==> flow/design.v <==
`timescale 1ns / 1ps
module microprocessor(
  input             clk,
  input             sys_rst,
  input      [15:0] din,
  output     [15:0] dout,
  output     [15:0] imem_addr,
  input      [31:0] imem_data,
  output     [15:0] dmem_addr,
  output            dmem_we,
  input      [15:0] dmem_rdata,
  output            halted
);
reg [31:0] IR;             
reg [15:0] GPR [31:0];     
reg [15:0] SGPR;           
reg [15:0] PC;
reg sign, zero, overflow, carry;
reg jmp_flag;
reg stop;
localparam [2:0] idle            = 3'd0;   
localparam [2:0] fetch_inst      = 3'd1;   
localparam [2:0] dec_exec_inst   = 3'd2;   
localparam [2:0] next_inst       = 3'd3;   
localparam [2:0] sense_halt      = 3'd4;   
reg [2:0] state, next_state;
wire [15:0] src1 = GPR[IR[21:17]];
wire [15:0] src2 = IR[16] ? IR[15:0] : GPR[IR[15:11]];
wire [15:0] rdv  = GPR[IR[26:22]];
wire [16:0] sum     = {1'b0, src1} + {1'b0, src2};
wire [15:0] diff    = src1 - src2;
wire [31:0] mul_res = src1 * src2;
wire [15:0] quot    = (src2 == 16'd0) ? 16'hFFFF : (src1 / src2);
reg        wr_en;
reg [15:0] wr_val;
reg        jmp_n;
reg        stop_n;
always @(*) begin
  wr_en  = 1'b1;
  wr_val = rdv;
  jmp_n  = 1'b0;
  stop_n = 1'b0;
  case (IR[31:27])
    5'b00000 : wr_val = SGPR;
    5'b00001     : wr_val = IR[16] ? IR[15:0] : src1;
    5'b00010     : wr_val = sum[15:0];
    5'b00011     : wr_val = diff;
    5'b00100     : wr_val = mul_res[15:0];
    5'b00101     : wr_val = quot;
    5'b00110     : wr_val = src1 | src2;
    5'b00111    : wr_val = src1 & src2;
    5'b01000    : wr_val = src1 ^ src2;
    5'b01001   : wr_val = src1 ~^ src2;
    5'b01010   : wr_val = ~(src1 & src2);
    5'b01011    : wr_val = ~(src1 | src2);
    5'b01100    : wr_val = IR[16] ? ~IR[15:0] : ~src1;
    5'b01111 : wr_val = dmem_rdata;
    default  : wr_en = 1'b0;
  endcase
  case (IR[31:27])
    5'b10000        : jmp_n = 1'b1;
    5'b10001      : jmp_n = carry;
    5'b10011       : jmp_n = sign;
    5'b10101       : jmp_n = zero;
    5'b10111   : jmp_n = overflow;
    5'b10010    : jmp_n = ~carry;
    5'b10100     : jmp_n = ~sign;
    5'b10110     : jmp_n = ~zero;
    5'b11000 : jmp_n = ~overflow;
    5'b11001        : stop_n = 1'b1;
    default      : ;
  endcase
end
wire [15:0] rd_new = wr_en ? wr_val : rdv;
wire sign_n  = (IR[31:27] == 5'b00100) ? mul_res[31] : rd_new[15];
wire zero_n  = (IR[31:27] == 5'b00100) ? ~(|mul_res) : ~(|rd_new);
wire carry_n = (IR[31:27] == 5'b00010) ? sum[16] : 1'b0;
wire ovf_n   = (IR[31:27] == 5'b00010) ? ((~src1[15] & ~src2[15] & rd_new[15]) | (src1[15] & src2[15] & ~rd_new[15])) :
               (IR[31:27] == 5'b00011) ? ((~src1[15] & src2[15] & rd_new[15]) | (src1[15] & ~src2[15] & ~rd_new[15])) :
               1'b0;
always @(posedge clk) begin
  if (sys_rst)
    state <= idle;
  else
    state <= next_state;
end
always @(*) begin
  case (state)
    idle            : next_state = fetch_inst;
    fetch_inst      : next_state = dec_exec_inst;
    dec_exec_inst   : next_state = next_inst;
    next_inst       : next_state = sense_halt;
    sense_halt      : next_state = stop ? sense_halt : fetch_inst;
    default         : next_state = idle;
  endcase
end
always @(posedge clk) begin
  if (sys_rst) begin
    sign     <= 1'b0;
    zero     <= 1'b0;
    overflow <= 1'b0;
    carry    <= 1'b0;
    jmp_flag <= 1'b0;
    stop     <= 1'b0;
  end else begin
    case (state)
      idle: begin
        IR <= 32'h0;
        PC <= 16'd0;
      end
      fetch_inst: begin
        IR <= imem_data;
      end
      dec_exec_inst: begin
        if (wr_en)
          GPR[IR[26:22]] <= wr_val;
        if (IR[31:27] == 5'b00100)
          SGPR <= mul_res[31:16];
        sign     <= sign_n;
        zero     <= zero_n;
        carry    <= carry_n;
        overflow <= ovf_n;
        jmp_flag <= jmp_n;
        stop     <= stop_n;
      end
      next_inst: begin
        PC <= jmp_flag ? IR[15:0] : PC + 16'd1;
      end
      default: ;
    endcase
  end
end
assign imem_addr = PC;
assign dmem_addr = IR[15:0];
assign dmem_we   = (state == dec_exec_inst) && ((IR[31:27] == 5'b01101) || (IR[31:27] == 5'b01110));
assign dout      = (IR[31:27] == 5'b01110) ? din : src1;
assign halted    = stop;
endmodule
From RTL to reports: microprocessor
The steps from the RTL of microprocessor to its reports follow in flow order.
Lines are those of the file above, counted from 1.
Operators: Yosys type, input widths -> output width; for muxes data width and select width s.
Library cell names are shortened.
{ "inputs": {"design": "microprocessor", "clk_port": "clk", "cell_library": "sky130hd", "corner": "tt_025C_1v80"} }

Word level
Yosys after proc, flatten, opt, wreduce and memory -nomap, before mapping. Print and check cells are not counted. Equal cells are merged and count once.
Memory sizes are those after Yosys's memory passes, which may raise the word count (mostly to a power of two), join words into wider ones and drop unused or constant bits.
{ "classes": {"n_mux": 32, "mul": 1, "reduce_logical": 13, "div": 1, "eq_ne": 29, "n_addsub": 3, "n_logic": 28} }
{ "ops": {"columns": ["op", "n"], "rows": [
  ["$mul 16x16->32", 1],
  ["$div 16x16->16", 1],
  ["$pmux 16 s14", 1],
  ["$mux 16", 10],
  ["$not 16->16", 4],
  ["$pmux 32 s2", 1],
  ["$eq 5x5->1 const B", 10],
  ["$eq 5x4->1 const B", 8],
  ["$reduce_or 32->1", 1],
  ["$pmux 16 s2", 1],
  ["$mux 5", 6],
  ["$eq 5x3->1 const B", 4],
  ["$add 16x16->17", 1],
  ["$add 16x1->16 const B", 1],
  ["$sub 16x16->16", 1],
  ["$and 16x16->16", 1],
  ["$or 16x16->16", 1],
  ["$xnor 16x16->16", 1],
  ["$xor 16x16->16", 1],
  ["$logic_not 16->1", 1],
  ["$reduce_or 16->1", 1],
  ["$pmux 3 s5", 1],
  ["$reduce_or 14->1", 1],
  ["$not 1->1", 10],
  ["$eq 5x2->1 const B", 2],
  ["$mux 1", 10],
  ["$pmux 1 s9", 1],
  ["$and 1x1->1", 8]
]} }
Other operator kinds: 13; their cells: 17.
{ "bits": {"output_inout_bits": 50, "clocked_rd_ports_x_width": 48, "reg_bits": 73, "memories": 1, "wordCells": 118, "mem_bits_rw": 512} }
{ "memory_table": {"columns": ["name", "words", "word_bits", "read_ports", "wr", "line_no", "rtl"], "rows": [
  ["GPR", 32, 16, 3, 1, 15, "reg [15:0] GPR [31:0];"]
]} }

Depth
Longest topological path by Yosys (ltp), each cell counted once; first at word level (registers and memories cut), then after technology mapping (sequential cells cut; the memories' decode and read muxes count).
{ "logic_depth": {"ltp_word": 10, "ABC_AREA": 0, "mapped_depth": 167, "ltp_nobuf": 149} }

Synthesis result
Source: synth_stat.txt of the flow (Yosys; design flattened, memories mapped). It holds for the ABC_AREA given above (unset counts as 0); a run with the other value may have another netlist.
{ "by_type": {"columns": ["cell", "n", "area_total_um2"], "rows": [
  ["edfxtp_1", 576, 1.73E+04],
  ["mux4_2", 347, 7.81E+03],
  ["fa_1", 196, 3.92E+03],
  ["ha_1", 293, 3.67E+03],
  ["mux2i_1", 199, 1991.91],
  ["nand2_1", 407, 1.53E+03],
  ["nor2_1", 324, 1.22E+03],
  ["inv_1", 320, 1.2E+03],
  ["a21oi_1", 182, 910.874],
  ["o21ai_0", 162, 810.778],
  ["clkbuf_1", 155, 581.808],
  ["mux2_2", 51, 574.301],
  ["a22oi_1", 76, 570.547],
  ["dfxtp_1", 26, 520.499],
  ["xnor2_1", 57, 499.229],
  ["nor3_1", 84, 420.403],
  ["nand3_1", 67, 335.322],
  ["o21a_1", 44, 330.317]
]} }
Other cell types: 94; their cells: 883.
{ "synth_totals": {"ff_cells": 602, "stdcells": 4449, "sequential_area_um2": 17817.1, "yosys_area_um2": 50752.4} }

Worst setup path after synthesis
Path of least setup slack by OpenSTA after synthesis, without wires, with an ideal clock, recovery checks aside; 20% of the period is set as input and as output delay. Where synthesis merged equal registers, the netlist keeps one of their names.
{ "synth_path": {"path_kind": "register to register", "from": "reg (no name shown)", "to": "reg zero", "t_required_ns": 29.873, "n_path_buf": 19, "path_delay_ns": 32.358, "path_stages": 155, "path_slack_ns": -2.358, "setup_time_ns": 0.127, "launch_ns": 0.000, "t_arrival_ns": 32.231, "tclk_ns": 30.0, "synth_period_reached_ns": 32.358} }
"path_delay_ns" = arrival - input delay + setup time.
"path_stages": output pins that drive a net of the path, with the launching flip-flop's if there is one; two outputs of one cell count as two.
"synth_period_reached_ns" is the clock period less the worst setup slack; recovery checks do not enter. This is arithmetic on one report: input and output delays are still those of the set period (20% each).
{ "synth_between": {"path_cell_list": "dfxtp_1 -> buf_4 -> buf_6 -> buf_6 -> buf_6 -> buf_2 -> buf_2 -> buf_2 -> mux4_2 -> a22oi_1 -> nand3_1 -> a221oi_1 -> clkbuf_1 -> ha_1 -> a22oi_1 -> ha_1 -> o21a_1 -> nor2_1 -> (+119 left out) -> o31ai_1 -> a21oi_1 -> clkbuf_1 -> clkbuf_1 -> mux2i_1 -> ha_1 -> a21boi_0 -> o21a_1 -> o21ai_0 -> a21oi_1 -> o211a_1 -> o21ai_0 -> a21oi_1 -> o31ai_1 -> a31oi_1 -> nor4_1 -> o21ai_1 -> o211ai_1"} }
{ "synth_lines": {"columns": ["item", "line_no", "rtl"], "rows": [
  ["end, assigned", 100, "zero     <= 1'b0;"],
  ["end, assigned", 120, "zero     <= zero_n;"],
  ["end, declared", 18, "reg sign, zero, overflow, carry;"]
]} }
No chain of elaborated cells between the ends is given.
Some nets on the timed path still bear RTL names; the line given drives or declares the net.
{ "synth_named_nets": {"columns": ["net", "line_no", "rtl"], "rows": [
  ["wr_val[0]", 43, "case (IR[31:27])"]
]} }

Path in the finished layout
Path of least setup slack in the final report of run 1 (OpenROAD, finished layout, wires in). Where an end is a register, its clock arrival counts in the times.
{ "layout_path": {"path_kind": "register to register", "from": "reg (no name shown)", "to": "reg zero", "t_arrival_ns": 31.48, "n_path_buf": 26, "launch_ns": 0.65, "tclk_ns": 30.0, "t_required_ns": 30.58, "path_stages": 161, "path_slack_ns": -0.90, "setup_time_ns": 0.08} }
{ "layout_between": {"path_cell_list": "dfxtp_4 -> buf_12 -> buf_12 -> buf_12 -> buf_16 -> buf_16 -> buf_16 -> buf_12 -> buf_12 -> buf_4 -> mux2i_1 -> o221ai_1 -> a211o_1 -> o221a_4 -> buf_12 -> nor2_1 -> nand4_1 -> nor3_4 -> (+125 left out) -> clkbuf_8 -> clkbuf_16 -> mux2i_1 -> ha_1 -> a21boi_2 -> o21a_1 -> o21ai_2 -> a21oi_2 -> o211a_1 -> o21ai_2 -> a21oi_2 -> o31ai_4 -> buf_12 -> buf_6 -> a31oi_4 -> nor4_2 -> o21ai_1 -> o211ai_1"} }
{ "layout_lines": {"columns": ["item", "line_no", "rtl"], "rows": [
  ["end, assigned", 100, "zero     <= 1'b0;"],
  ["end, assigned", 120, "zero     <= zero_n;"],
  ["end, declared", 18, "reg sign, zero, overflow, carry;"]
]} }
No chain of elaborated cells between the ends is given.
Some nets on the timed path still bear RTL names; the line given drives or declares the net.
{ "layout_named_nets": {"columns": ["net", "line_no", "rtl"], "rows": [
  ["wr_val[0]", 43, "case (IR[31:27])"]
]} }

Wiki page: microprocessor / flow data

Record of 3 stored runs of the RTL-to-layout flow on microprocessor, platform sky130hd. The runs are unordered. Constraints: input delay and output delay 20% of the set period each, output load 0.01 pF.
"period reached": clock period set for the run, less the worst setup slack. It is reckoned from that one timing run; input and output delays stay at 20% of the period that was set.
"time used up by the worst setup path" means the part of the period allowed to the worst setup path (the constraints hold back 20% at inputs and 20% at outputs) less its slack; where the path has registers, the arrival times of their clocks count too.
"power consumption": no workload was simulated; the value follows from the tool's default switching activity.

==> run 1: settings <==
{ "CORE_MARGIN": 9, "CORE_UTILIZATION": 30, "CTS_CLUSTER_DIAMETER": 258, "GPL_ROUTABILITY_DRIVEN": 0, "GPL_TIMING_DRIVEN": 0, "HOLD_SLACK_MARGIN": 0.16, "PLACE_DENSITY_LB_ADDON": 0.24, "period_ns": 30.0, "CAP_MARGIN": 20, "SLEW_MARGIN": 20 }
==> run 1: results <==
smallest hold slack: 0.471 ns
utilization in the final report: 38.0%
setup slack of the worst path: -0.901 ns
period reached: 30.901 ns
time used up by the worst setup path: 30.90 ns
worst setup path kind: register to register
post-synthesis cell area: 50752.4 sq um
total negative slack: -26.549 ns
standard-cell area of the final layout: 63713.6 sq um
total die area: 184307.0 sq um
power consumption: 8215 uW

==> run 2: settings <==
{ "ABC_AREA": 1, "CAP_MARGIN": 0, "CELL_PAD_IN_SITES_GLOBAL_PLACEMENT": 1, "CORE_ASPECT_RATIO": 0.88, "CORE_UTILIZATION": 25, "CTS_CLUSTER_DIAMETER": 182, "CTS_CLUSTER_SIZE": 49, "GPL_ROUTABILITY_DRIVEN": 1, "GPL_TIMING_DRIVEN": 1, "HOLD_SLACK_MARGIN": -0.1, "PLACE_DENSITY_LB_ADDON": 0.26, "SETUP_SLACK_MARGIN": -0.78, "SLEW_MARGIN": 0, "period_ns": 25.8, "CORE_MARGIN": 2 }
==> run 2: results <==
smallest hold slack: 0.484 ns
utilization in the final report: 31.6%
setup slack of the worst path: -3.557 ns
period reached: 29.357 ns
time used up by the worst setup path: 29.36 ns
worst setup path kind: register to register
post-synthesis cell area: 51648.3 sq um
total negative slack: -183.007 ns
standard-cell area of the final layout: 64866.0 sq um
total die area: 210251.0 sq um
power consumption: 8595 uW

==> run 3: settings <==
{ "ABC_AREA": 0, "CELL_PAD_IN_SITES_GLOBAL_PLACEMENT": 1, "CORE_UTILIZATION": 25, "CTS_CLUSTER_DIAMETER": 182, "GPL_ROUTABILITY_DRIVEN": 0, "GPL_TIMING_DRIVEN": 1, "PLACE_DENSITY": 0.79, "period_ns": 25.8, "CAP_MARGIN": 20, "CORE_MARGIN": 2, "SLEW_MARGIN": 20 }
==> run 3: results <==
smallest hold slack: 0.467 ns
utilization in the final report: 33.1%
setup slack of the worst path: -2.638 ns
period reached: 28.438 ns
time used up by the worst setup path: 28.44 ns
worst setup path kind: register to register
post-synthesis cell area: 50752.4 sq um
total negative slack: -129.528 ns
standard-cell area of the final layout: 66832.8 sq um
total die area: 206629.0 sq um
power consumption: 9126 uW
